==> flow/design.v <==
`timescale 1ns / 1ps
module clockDivider(input clk, rst, output reg clk_out, output tick);
reg [31:0] count; 
parameter n = 20;
always @ (posedge(clk), posedge(rst)) begin 
if (rst == 1'b1)
count <= 32'b0;
else if (count == n-1)
count <= 32'b0;
else
count <= count + 1;
end
always @ (posedge(clk), posedge(rst)) begin
if (rst == 1'b1)
clk_out <= 1'b0;
else if (count == n-1)
  clk_out <= ~clk_out;
else
 clk_out <= clk_out;
end
assign tick = (count == n-1) & ~clk_out;
endmodule
`timescale 1ns / 1ps
module refreshCounter(
input clk,
input rst,
input en,
output reg[1:0] refreshcounter
    );
    always@(posedge clk, posedge rst)
    if (rst)
    refreshcounter <= 2'd0;
    else if (en)
    refreshcounter <= refreshcounter +1; 
endmodule
`timescale 1ns / 1ps
module anodeControl(
input [1:0] refreshcounter,
output reg [3:0] anode
    );
    always @(refreshcounter)
    begin 
    case(refreshcounter)
    2'b00:
      anode= 4'b1110;
    2'b01:
      anode= 4'b1101;
    2'b10:
      anode= 4'b1011;
    2'b11:
      anode= 4'b0111;
      endcase
      end
endmodule
`timescale 1ns / 1ps
module increment(
input clk,
input rst,
input en,
input button,
output reg [3:0]in 
    );
        reg push_f;
       reg push_sync;
       reg push_sync_f;
       wire push_edge;
       always@(posedge clk, posedge rst) begin
       if (rst) begin
           push_f <= 1'b0;
           push_sync <= 1'b0;
       end else if (en) begin
           push_f <= button;
           push_sync <= push_f;    
       end
       end
       always @(posedge clk, posedge rst) begin
       if (rst) begin
           push_sync_f <= 1'b0;
       end else if (en) begin
           push_sync_f <= push_sync;
           end
       end
       assign push_edge = push_sync & ~push_sync_f;
       always @(posedge clk, posedge rst)
       begin
       if(rst)begin
       in<=0;
       end
       else if (en && push_edge)
       begin
          if (in!=9)
          in<=in+1;
          else
          in<=0;
          end
      end
endmodule
module operations(
input clk,
input en,
input [4:0] operation,
input reset,
input [3:0] dig1, dig2, dig3, dig4,
output reg [13:0] result,
output reg  negative_sign,
output reg dot
    );
    reg [7:0] num1, num2;
    always @(posedge clk) begin
      if (en) begin
        if (reset == 1) begin
            num1 <= 0;
            num2 <= 0;
        end
        else begin
            num1 <= (dig1 * 10) + dig2;
            num2 <= (dig3 * 10) + dig4;
        end
      end
    end
    always @(posedge (clk))
     begin
      if (en) begin
        if (reset == 1) begin
            result <= 16'b0;
             negative_sign <= 0;
             dot<=0;
        end
        else if (operation[0] == 1) begin     
            result <= num1 + num2;
             negative_sign <= 0;
             dot<=1;
        end
        else if (operation[1] == 1) begin     
          if (num1==num2) begin
                      result <= 0;
                      negative_sign <= 0;
                      dot<=1;
                  end
            if (num1>num2) begin
                result <= num1 - num2;
                negative_sign <= 0;
                dot<=1;
            end
            if (num2>num1) begin
                result <= num2 - num1;
                negative_sign <=  1;
                dot<=1;
            end
        end
        else if (operation[2] == 1) begin     
            result <= num1 * num2;
             negative_sign <= 0;
             dot<=1;
        end
        else if (operation[3] == 1) begin     
            result <= (num2 == 0) ? 14'd0 : num1 / num2;
             negative_sign <= 0;
            dot<=1;
        end
         else if (operation[4] == 1) begin     
                   result<= (num1 *100) + num2;
                    negative_sign <= 0;
                   dot<=0;
               end
        else
        begin
        result<= (num1 *100) + num2;
        negative_sign <= 0;
        dot<=0;
        end
      end
   end
endmodule
`timescale 1ns / 1ps
module seperate_results(input clk,
input en,
input [13:0] result,
output reg [3:0] final1, final2, final3, final4
    );
    always @(posedge clk) begin
        if (en) begin
        final1<= (result)%10;
        final2<= (result/10)%10;
        final3<= (result/100)%10;
        final4<= (result/1000)%10;
        end
    end
endmodule
module seven_seg(
input clk,
input rst,
input en,
input [3:0] in,
input dot,
output reg [7:0] out
    );
    always @(posedge(clk)) begin
                  if (en) begin
                    case(in)
                        4'b0000:             
                        out[6:0] <= 7'b0000001;    
                        4'b0001:             
                         out[6:0] <= 7'b1001111;
                        4'b0010:             
                         out[6:0] <= 7'b0010010; 
                        4'b0011:             
                         out[6:0] <= 7'b0000110;
                        4'b0100:             
                         out[6:0] <= 7'b1001100;
                        4'b0101:             
                         out[6:0] <= 7'b0100100;
                        4'b0110:             
                         out[6:0] <= 7'b0100000;
                        4'b0111:             
                         out[6:0] <= 7'b0001111;
                        4'b1000:             
                         out[6:0] <= 7'b0000000;
                        4'b1001:             
                         out[6:0] <= 7'b0000100;
                        4'b1010: 
                         out[6:0] <= 7'b1111110;                        
                        default:
                         out[6:0] <= out[6:0];
                    endcase 
                    out[7] <= dot;
                  end
    end
endmodule
`timescale 1ns / 1ps
module BCDcontrol(
input [7:0] digit1,
input [7:0] digit2,
input [7:0] digit3,
input [7:0] digit4,
input [1:0] refreshcounter,
output reg [7:0] outDigit
    );
    always @(*)
        begin 
        case(refreshcounter)
        2'd0:
          outDigit= digit1;
        2'd1:
          outDigit= digit2;
        2'd2:
          outDigit= digit3;
        2'd3:
          outDigit= digit4;
          endcase
          end
endmodule
module topmodule( input clk,
input rst,
output [3:0] anode,
output [7:0] cathode,
input B1, B2, B3, B4,
input [4:0] operation);
wire refreshclock;
wire refreshtick;
wire [1:0] refreshcounter;
wire [3:0] digit1;
wire [3:0] digit2;
wire [3:0] digit3;
wire [3:0] digit4;
wire [7:0] digit1disp;
wire [7:0] digit2disp;
wire [7:0] digit3disp;
wire [7:0] digit4disp;
wire dot;
wire [3:0] final1, final2, final3, final4; 
wire [13:0] result;     
wire negative_sign;                
clockDivider refreshclockGenerator( .clk(clk),.clk_out(refreshclock),.tick(refreshtick),.rst(rst));
refreshCounter counter(.clk(clk),.rst(rst),.en(refreshtick),.refreshcounter(refreshcounter));
anodeControl anodeControl(.refreshcounter(refreshcounter),.anode(anode));
increment case1(.clk(clk), .en(refreshtick), .rst(rst),.button(B1),.in(digit1));
increment case2(.clk(clk), .en(refreshtick), .rst(rst),.button(B2),.in(digit2));
increment case3(.clk(clk), .en(refreshtick), .rst(rst),.button(B3),.in(digit3));
increment case4(.clk(clk), .en(refreshtick), .rst(rst),.button(B4),.in(digit4));
operations operate(.clk(clk), .en(refreshtick),.operation(operation), .reset(rst), .dig1(digit1), .dig2(digit2), .dig3(digit3),.dig4(digit4), .result(result), .negative_sign(negative_sign),.dot(dot));
seperate_results seperate(.clk(clk), .en(refreshtick), .result(result), .final1(final1), .final2(final2), .final3(final3), .final4(final4));
seven_seg display1(.clk(clk), .en(refreshtick),.in(final1),.dot(1'b1),.rst(rst),.out(digit1disp));
seven_seg display2(.clk(clk), .en(refreshtick),.in(final2),.dot(1'b1),.rst(rst),.out(digit2disp));
seven_seg display3(.clk(clk), .en(refreshtick),.in(final3),.dot(dot),.rst(rst),.out(digit3disp));
seven_seg display4(.clk(clk), .en(refreshtick),.in((negative_sign) ? 4'b1010 : final4),.dot(1'b1),.rst(rst),.out(digit4disp)); 
BCDcontrol control(.digit1(digit1disp), .digit2(digit2disp),.digit3(digit3disp), .digit4(digit4disp),.refreshcounter(refreshcounter),.outDigit(cathode));
endmodule
Step by step through the tools: topmodule:

Module topmodule before and after one edit of its RTL, step after step.
"original" refers to lines of the RTL above, "edited" to lines of the edited file.
"change" is "edited" less "original", of the values as shown; "rel. change" is that difference over "original", in percent.
Cell names lack the library's common part.
The mark n/a stands for no value.

* top module: topmodule
* clock port: clk
* cell library: sky130hd
* library corner: tt_025C_1v80

Diff:

The edit as a unified diff against the file above.
This change comes from a script, not from a designer. The edited design behaves differently; no optimisation was intended.

```diff
@@ -155,5 +155,5 @@
         end
         else if (operation[3] == 1) begin     
-            result <= (num2 == 0) ? 14'd0 : num1 / num2;
+            result <= (num2 == 0) ? 14'd0 : num1 >> num2;
              negative_sign <= 0;
             dot<=1;
```

Elaborated design:

Source: Yosys, flattened and elaborated, memories not mapped. Widths are those after wreduce. Registers that Yosys merges into a memory's read port (data or address) are not register bits. Print and check cells do not count. Equal cells are merged and count once.

Cells by class
* shifts and indexed selects: original 0, edited 1, change +1
* mux-type cells: original 30, edited 30, change 0, rel. change 0.00%
* bitwise operators: original 11, edited 11, change 0, rel. change 0.00%
* multiply operators: original 4, edited 4, change 0, rel. change 0.00%
* reductions and logical operators: original 20, edited 20, change 0, rel. change 0.00%
* div/mod/pow operators: original 8, edited 7, change -1, rel. change -12.50%
* add/subtract/negate cells: original 12, edited 12, change 0, rel. change 0.00%
* eq/ne operators: original 50, edited 50, change 0, rel. change 0.00%
* order comparisons: original 2, edited 2, change 0, rel. change 0.00%

Operators with widths
* 8-bit by 8-bit divider with 14-bit output: original 1, edited 0, change -1, rel. change -100.00%
* 8-bit by 8-bit right shift with 14-bit output: original 0, edited 1, change +1
* 4-bit by 3-bit == test with 1-bit output (second input constant): original 16, edited 16, change 0, rel. change 0.00%
* 4-bit == test (second input constant): original 12, edited 12, change 0, rel. change 0.00%
* 1-bit two-way mux: original 10, edited 10, change 0, rel. change 0.00%
* 4-bit by 2-bit == test with 1-bit output (second input constant): original 8, edited 8, change 0, rel. change 0.00%
* 14-bit two-way mux: original 8, edited 8, change 0, rel. change 0.00%
* 1-bit NOT: original 6, edited 6, change 0, rel. change 0.00%
* 1-bit AND: original 5, edited 5, change 0, rel. change 0.00%
* 4-bit two-way mux: original 5, edited 5, change 0, rel. change 0.00%
* 2-bit AND reduction: original 5, edited 5, change 0, rel. change 0.00%
* 4-bit by 1-bit adder with 4-bit output (second input constant): original 4, edited 4, change 0, rel. change 0.00%
* 4-bit by 1-bit == test with 1-bit output (second input constant): original 4, edited 4, change 0, rel. change 0.00%
* 1-bit logical AND: original 4, edited 4, change 0, rel. change 0.00%
* 4-bit zero test: original 4, edited 4, change 0, rel. change 0.00%
* 4-bit inequality test (second input constant): original 4, edited 4, change 0, rel. change 0.00%
* 7-bit case mux with 11-bit select: original 4, edited 4, change 0, rel. change 0.00%
* 11-bit nonzero test: original 4, edited 4, change 0, rel. change 0.00%
* 32-bit by 4-bit remainder unit with 32-bit output (second input constant): original 3, edited 3, change 0, rel. change 0.00%
* 8-bit by 4-bit adder with 8-bit output: original 2, edited 2, change 0, rel. change 0.00%
* 2-bit == test (second input constant): original 2, edited 2, change 0, rel. change 0.00%
* 8-bit > comparator: original 2, edited 2, change 0, rel. change 0.00%
* 4-bit by 3-bit multiplier with 7-bit output (second input constant): original 2, edited 2, change 0, rel. change 0.00%
* 8-bit by 8-bit subtractor with 9-bit output: original 2, edited 2, change 0, rel. change 0.00%
* 14-bit by 8-bit adder with 14-bit output: original 1, edited 1, change 0, rel. change 0.00%
* 2-bit by 1-bit adder with 2-bit output (second input constant): original 1, edited 1, change 0, rel. change 0.00%
* 32-bit by 1-bit adder with 32-bit output (second input constant): original 1, edited 1, change 0, rel. change 0.00%
* 8-bit by 8-bit adder with 9-bit output: original 1, edited 1, change 0, rel. change 0.00%

The list need not be complete.

Storage and ports
* output and inout port bits: original 12, edited 12, change 0, rel. change 0.00%
* flip-flop bits (word level): original 140, edited 140, change 0, rel. change 0.00%
* elaborated cells: original 170, edited 170, change 0, rel. change 0.00%
* input bits: original 11, edited 11, change 0, rel. change 0.00%

Longest topological paths:

Longest topological path by Yosys (ltp), each cell counted once; first at word level (registers and memories cut), then after technology mapping (sequential cells cut; the memories' decode and read muxes count).

Depth
* word-level depth: original 6, edited 6, change 0, rel. change 0.00%
* ABC_AREA: original 0, edited 0
* gate-level depth with buffers: original 143, edited 37, change -106, rel. change -74.13%
* depth with buffers taken out: original 137, edited 31, change -106, rel. change -77.37%

Mapped cells and area:

The flow's flattened synthesis, as Yosys stat reports it; memories are mapped. The netlist is that of the ABC_AREA named above (0 if unset); the other value can give another one.

Cells by type
* ha_1: original 212, edited 117, change -95, rel. change -44.81%
* o21a_1: original 74, edited 11, change -63, rel. change -85.14%
* nor3_1: original 120, edited 67, change -53, rel. change -44.17%
* nor2_1: original 239, edited 205, change -34, rel. change -14.23%
* mux2_2: original 49, edited 23, change -26, rel. change -53.06%
* o31ai_1: original 32, edited 10, change -22, rel. change -68.75%
* nand2_1: original 190, edited 169, change -21, rel. change -11.05%
* a21oi_1: original 147, edited 132, change -15, rel. change -10.20%
* o21ai_0: original 129, edited 116, change -13, rel. change -10.08%
* nand3_1: original 60, edited 50, change -10, rel. change -16.67%
* buf_2: original 18, edited 28, change +10, rel. change +55.56%
* a21o_1: original 42, edited 33, change -9, rel. change -21.43%
* mux2i_1: original 31, edited 22, change -9, rel. change -29.03%
* and3_1: original 11, edited 20, change +9, rel. change +81.82%
* inv_1: original 153, edited 145, change -8, rel. change -5.23%
* clkbuf_1: original 81, edited 73, change -8, rel. change -9.88%
* a211oi_1: original 32, edited 24, change -8, rel. change -25.00%
* and2_1: original 24, edited 16, change -8, rel. change -33.33%

The list need not be complete.

Synthesis totals
* buffer cells: original 120, edited 121, change +1, rel. change +0.83%
* cell count: original 2530, edited 2117, change -413, rel. change -16.32%
* cell area after synthesis (mm²): original 0.0203858, edited 0.0173929, change -0.0029929, rel. change -14.68%
* mapped flip-flops: original 140, edited 140, change 0, rel. change 0.00%
* sequential part of the area (mm²): original 0.0038887, edited 0.0038887, change 0.0000000, rel. change 0.00%

The figures by module come from a second, unflattened synthesis with its own total; it is not the netlist above.

Unflattened totals
* cells (unflattened synthesis): original 2640, edited 2037, change -603, rel. change -22.84%
* area total of the unflattened synthesis (mm²): original 0.0215394, edited 0.0173078, change -0.0042316, rel. change -19.65%

Each row is one instance without its submodules.

Modules, original
* operations: area 0.0102398 mm², seq. area 0.0009609 mm², cells 1285, times used 1
* seperate_results: area 0.0065488 mm², seq. area 0.0004805 mm², cells 965, times used 1
* seven_seg: area 0.0004091 mm², seq. area 0.0002402 mm², cells 31, times used 4
* clockDivider: area 0.0015703 mm², seq. area 0.0008258 mm², cells 133, times used 1
* increment: area 0.0003053 mm², seq. area 0.0001752 mm², cells 27, times used 4
* BCDcontrol: area 0.0001964 mm², seq. area 0 mm², cells 10, times used 1
* refreshCounter: area 0.0000751 mm², seq. area 0.00005 mm², cells 6, times used 1
* topmodule: area 0.0000288 mm², seq. area 0 mm², cells 5, times used 1
* anodeControl: area 0.0000225 mm², seq. area 0 mm², cells 4, times used 1

Modules, edited
* seperate_results: area 0.0065488 mm², seq. area 0.0004805 mm², cells 965, times used 1
* operations: area 0.0060083 mm², seq. area 0.0009609 mm², cells 682, times used 1
* seven_seg: area 0.0004091 mm², seq. area 0.0002402 mm², cells 31, times used 4
* clockDivider: area 0.0015703 mm², seq. area 0.0008258 mm², cells 133, times used 1
* increment: area 0.0003053 mm², seq. area 0.0001752 mm², cells 27, times used 4
* BCDcontrol: area 0.0001964 mm², seq. area 0 mm², cells 10, times used 1
* refreshCounter: area 0.0000751 mm², seq. area 0.00005 mm², cells 6, times used 1
* topmodule: area 0.0000288 mm², seq. area 0 mm², cells 5, times used 1
* anodeControl: area 0.0000225 mm², seq. area 0 mm², cells 4, times used 1

Path before layout:

OpenSTA on the mapped netlist: ideal clock, no wires. The path of least setup slack (recovery checks aside). Input and output delay are each 20% of the period. Register names are those of the netlist, which keeps one name where synthesis merged equal registers.

Timing after synthesis
* path type: original reg2reg, edited in2reg
* start point: original register operate.num2[6], edited input rst
* end point: original register operate.result[0], edited register operate.result[10]
* arrival (ns): original 26.121, edited 8.198, change -17.923, rel. change -68.62%
* path delay (ns): original 26.390, edited 1.956, change -24.434, rel. change -92.59%
* time at the first pin (ns): original 0.000, edited 6.400, change +6.400
* path buffers: original 6, edited 0, change -6, rel. change -100.00%
* input delay (ns): edited 6.400
* library setup time (ns): original 0.269, edited 0.158, change -0.111
* driving pins on the path: original 135, edited 3, change -132, rel. change -97.78%
* data required time (ns): original 31.731, edited 31.842, change +0.111, rel. change +0.35%
* path slack (ns): original 5.611, edited 23.644, change +18.033
* clock period (ns): original 32.0, edited 32.0, change 0.0, rel. change 0.00%
* synthesis period reached (ns): original 26.389, edited 8.356, change -18.033, rel. change -68.34%

"path delay" = arrival - input delay + setup time.
"driving pins on the path": output pins that drive a net of the path, with the launching flip-flop's if there is one; two outputs of one cell count as two.
"synthesis period reached" is the clock period less the worst setup slack; recovery checks do not enter. This is arithmetic on one report: input and output delays are still those of the set period (20% each).
Between the ends stands the longest chain of elaborated cells between them, by number of cells; it is not shown to be the way that was timed. Of several equally long chains one is given.
Each line given opens the expression or statement behind the cell; cells for indexed reads and writes are added by Yosys, which also makes memories of some case tables.
At most two assigning lines are given for a register; there are more.
original: The path ends at the data pin of a flip-flop with enable; ways to the enable are not counted.

On the way, after synthesis, original:
* path through: edfxtp_1 -> clkbuf_1 -> or4_1 -> nor4_1 -> nand3_1 -> inv_1 -> ha_1 -> o21ai_0 -> a2111oi_0 -> a41oi_1 -> inv_1 -> ha_1 -> o21a_1 -> o21a_1 -> o211ai_1 -> mux2i_1 -> ha_1 -> o21a_1 -> [... 99 more ...] -> inv_1 -> nand3_1 -> nor4_1 -> clkbuf_1 -> mux2_2 -> ha_1 -> a21boi_0 -> o21ai_0 -> nand2b_1 -> a21oi_1 -> nor2b_1 -> o21ai_0 -> nand2b_1 -> a2111oi_0 -> and4b_1 -> o22ai_1 -> mux2i_1 -> o31ai_1
* length of the longest elaborated chain: 6
* elaborated cells between the ends (all ways): 13
* RTL lines with such cells: 8
* classes of those cells: div: 1; compare: 2; eq/ne: 1; mux: 8; reduce/logical: 1

Ends and longest elaborated chain, after synthesis, original
* start: declaration: RTL line 108 `reg [7:0] num1, num2;`
* start: assignment: RTL line 113 `num2 <= 0;`
* start: assignment: RTL line 117 `num2 <= (dig3 * 10) + dig4;`
* 8-bit by 8-bit divider with 14-bit output: RTL line 157 `result <= (num2 == 0) ? 14'd0 : num1 / num2;`
* 14-bit two-way mux: RTL line 157
* 14-bit two-way mux: RTL line 156 `else if (operation[3] == 1) begin`
* 14-bit two-way mux: RTL line 151 `else if (operation[2] == 1) begin`
* 14-bit two-way mux: RTL line 134 `else if (operation[1] == 1) begin`
* 14-bit two-way mux: RTL line 129 `else if (operation[0] == 1) begin`
* end: assignment: RTL line 130 `result <= num1 + num2;`
* end: assignment: RTL line 141 `result <= num1 - num2;`
* end: declaration: RTL line 104 `output reg [13:0] result,`

edited: The path ends at the data pin of a flip-flop with enable; ways to the enable are not counted.

On the way, after synthesis, edited:
* path through: inv_1 -> nand2_1 -> o21ai_0
* length of the longest elaborated chain: 0
* elaborated cells between the ends (all ways): 0
* RTL lines with such cells: 0

Ends and longest elaborated chain, after synthesis, edited
* start: declaration: RTL line 254 `input rst,`
* end: assignment: RTL line 130 `result <= num1 + num2;`
* end: assignment: RTL line 141 `result <= num1 - num2;`
* end: declaration: RTL line 104 `output reg [13:0] result,`

Timing after layout:

From the final timing report of each run of pair 1: the path of least setup slack in the routed layout; clock arrival at registers is part of the times.

Timing after layout
* path type: original reg2reg, edited reg2reg
* start point: original register operate.num1[5], edited register operate.result[12]
* end point: original register operate.result[0], edited register seperate.final2[3]
* library setup time (ns): original 0.26, edited 0.27, change +0.01
* data required time (ns): original 32.16, edited 32.18, change +0.02, rel. change +0.06%
* path slack (ns): original 2.69, edited 21.74, change +19.05
* driving pins on the path: original 136, edited 29, change -107, rel. change -78.68%
* clock period (ns): original 32.0, edited 32.0, change 0.0, rel. change 0.00%
* arrival (ns): original 29.47, edited 10.44, change -19.03, rel. change -64.57%
* time at the first pin (ns): original 0.42, edited 0.44, change +0.02, rel. change +4.76%
* path buffers: original 3, edited 0, change -3, rel. change -100.00%

Between the ends stands the longest chain of elaborated cells between them, by number of cells; it is not shown to be the way that was timed. Of several equally long chains one is given.
At most two assigning lines are given for a register; there are more.
original: The path ends at the data pin of a flip-flop with enable; ways to the enable are not counted.

On the way, after layout, original:
* path through: edfxtp_1 -> inv_1 -> ha_1 -> nor3b_1 -> nor4b_1 -> nand2_1 -> inv_1 -> ha_1 -> o21ai_0 -> a211o_1 -> a41oi_1 -> inv_1 -> ha_1 -> o21a_1 -> o21a_1 -> o211ai_1 -> mux2i_1 -> ha_1 -> [... 100 more ...] -> inv_1 -> nand3_1 -> nor4_2 -> buf_4 -> mux2_2 -> ha_1 -> a21boi_0 -> o21ai_0 -> nand2b_1 -> a21oi_1 -> nor2b_1 -> o21ai_0 -> nand2b_1 -> a2111oi_0 -> and4b_1 -> o22ai_1 -> mux2i_1 -> o31ai_1
* length of the longest elaborated chain: 6
* elaborated cells between the ends (all ways): 12
* RTL lines with such cells: 8
* classes of those cells: div: 1; compare: 2; eq/ne: 1; mux: 8

Ends and longest elaborated chain, after layout, original
* start: declaration: RTL line 108 `reg [7:0] num1, num2;`
* start: assignment: RTL line 112 `num1 <= 0;`
* start: assignment: RTL line 116 `num1 <= (dig1 * 10) + dig2;`
* 8-bit by 8-bit divider with 14-bit output: RTL line 157 `result <= (num2 == 0) ? 14'd0 : num1 / num2;`
* 14-bit two-way mux: RTL line 157
* 14-bit two-way mux: RTL line 156 `else if (operation[3] == 1) begin`
* 14-bit two-way mux: RTL line 151 `else if (operation[2] == 1) begin`
* 14-bit two-way mux: RTL line 134 `else if (operation[1] == 1) begin`
* 14-bit two-way mux: RTL line 129 `else if (operation[0] == 1) begin`
* end: assignment: RTL line 130 `result <= num1 + num2;`
* end: assignment: RTL line 141 `result <= num1 - num2;`
* end: declaration: RTL line 104 `output reg [13:0] result,`

On the way, after layout, edited:
* path through: edfxtp_1 -> nor2_1 -> inv_1 -> ha_1 -> nand2b_1 -> o21a_1 -> o21ai_2 -> and3_1 -> nand3_2 -> and4_1 -> o21ai_0 -> nor4b_2 -> a21oi_1 -> or4_1 -> nand4_4 -> nor3b_2 -> nor4_1 -> nand2_1 -> a21oi_1 -> nand3_1 -> nor4_1 -> nor3_1 -> o22ai_1 -> and3_1 -> xnor2_1 -> ha_1 -> o221a_2 -> a311oi_1 -> o41ai_1
* length of the longest elaborated chain: 2
* elaborated cells between the ends (all ways): 2
* RTL lines with such cells: 1
* classes of those cells: div: 2

Ends and longest elaborated chain, after layout, edited
* start: declaration: RTL line 104 `output reg [13:0] result,`
* start: assignment: RTL line 130 `result <= num1 + num2;`
* start: assignment: RTL line 141 `result <= num1 - num2;`
* 14-bit by 4-bit divider with 32-bit output: RTL line 184 `final2<= (result/10)%10;`
* 32-bit by 4-bit remainder unit with 32-bit output: RTL line 184
* end: assignment: RTL line 184
* end: declaration: RTL line 179 `output reg [3:0] final1, final2, final3, final4`

Flow runs:

Runs of the flow (Yosys, OpenROAD) on both versions; the two runs of a pair have the same settings. The constraints put input and output delay at 20% of the set period each and load the outputs with 0.01 pF.

Flow settings, pair 1:
* CORE_UTILIZATION: 40
* period_ns: 32.0
* CAP_MARGIN: 20
* CORE_MARGIN: 2
* SLEW_MARGIN: 20

Measured results, pair 1
* setup total negative slack (ns): original 0.000, edited 0.000, change 0.000
* die area (mm²): original 0.0527874, edited 0.0451669, change -0.0076205, rel. change -14.44%
* standard-cell area after routing (mm²): original 0.0217371, edited 0.0185115, change -0.0032256, rel. change -14.84%
* utilization (%): original 43.2, edited 43.1, change -0.1
* total power after layout (mW): original 0.3895, edited 0.4055, change +0.0160, rel. change +4.11%
* post-route worst hold slack (ns): original 0.433, edited 0.473, change +0.040
* worst setup slack after layout (ns): original 2.687, edited 21.741, change +19.054
* netlist area reported by Yosys (mm²): original 0.0203858, edited 0.0173929, change -0.0029929, rel. change -14.68%
* period achieved (ns): original 29.313, edited 10.259, change -19.054, rel. change -65.00%

Flow settings, pair 2:
* CORE_MARGIN: 7
* CORE_UTILIZATION: 31
* CTS_CLUSTER_SIZE: 12
* GPL_ROUTABILITY_DRIVEN: 0
* MAX_ROUTING_LAYER: met4
* PLACE_DENSITY_LB_ADDON: 0.06
* SETUP_SLACK_MARGIN: 2.74
* TNS_END_PERCENT: 90
* period_ns: 40.8
* CAP_MARGIN: 20
* SLEW_MARGIN: 20

Measured results, pair 2
* setup total negative slack (ns): original 0.000, edited 0.000, change 0.000
* die area (mm²): original 0.0731378, edited 0.0629332, change -0.0102046, rel. change -13.95%
* standard-cell area after routing (mm²): original 0.0220099, edited 0.0187718, change -0.0032381, rel. change -14.71%
* utilization (%): original 34.0, edited 33.9, change -0.1
* total power after layout (mW): original 0.3042, edited 0.3134, change +0.0092, rel. change +3.02%
* post-route worst hold slack (ns): original 0.473, edited 0.477, change +0.004
* worst setup slack after layout (ns): original 10.100, edited 30.278, change +20.178
* netlist area reported by Yosys (mm²): original 0.0203858, edited 0.0173929, change -0.0029929, rel. change -14.68%
* period achieved (ns): original 30.700, edited 10.522, change -20.178, rel. change -65.73%

"period achieved": clock period set for the run, less the worst setup slack. It is reckoned from that one timing run; input and output delays stay at 20% of the period that was set.
"total power after layout" is the tool's figure for a default switching activity; nothing was simulated.
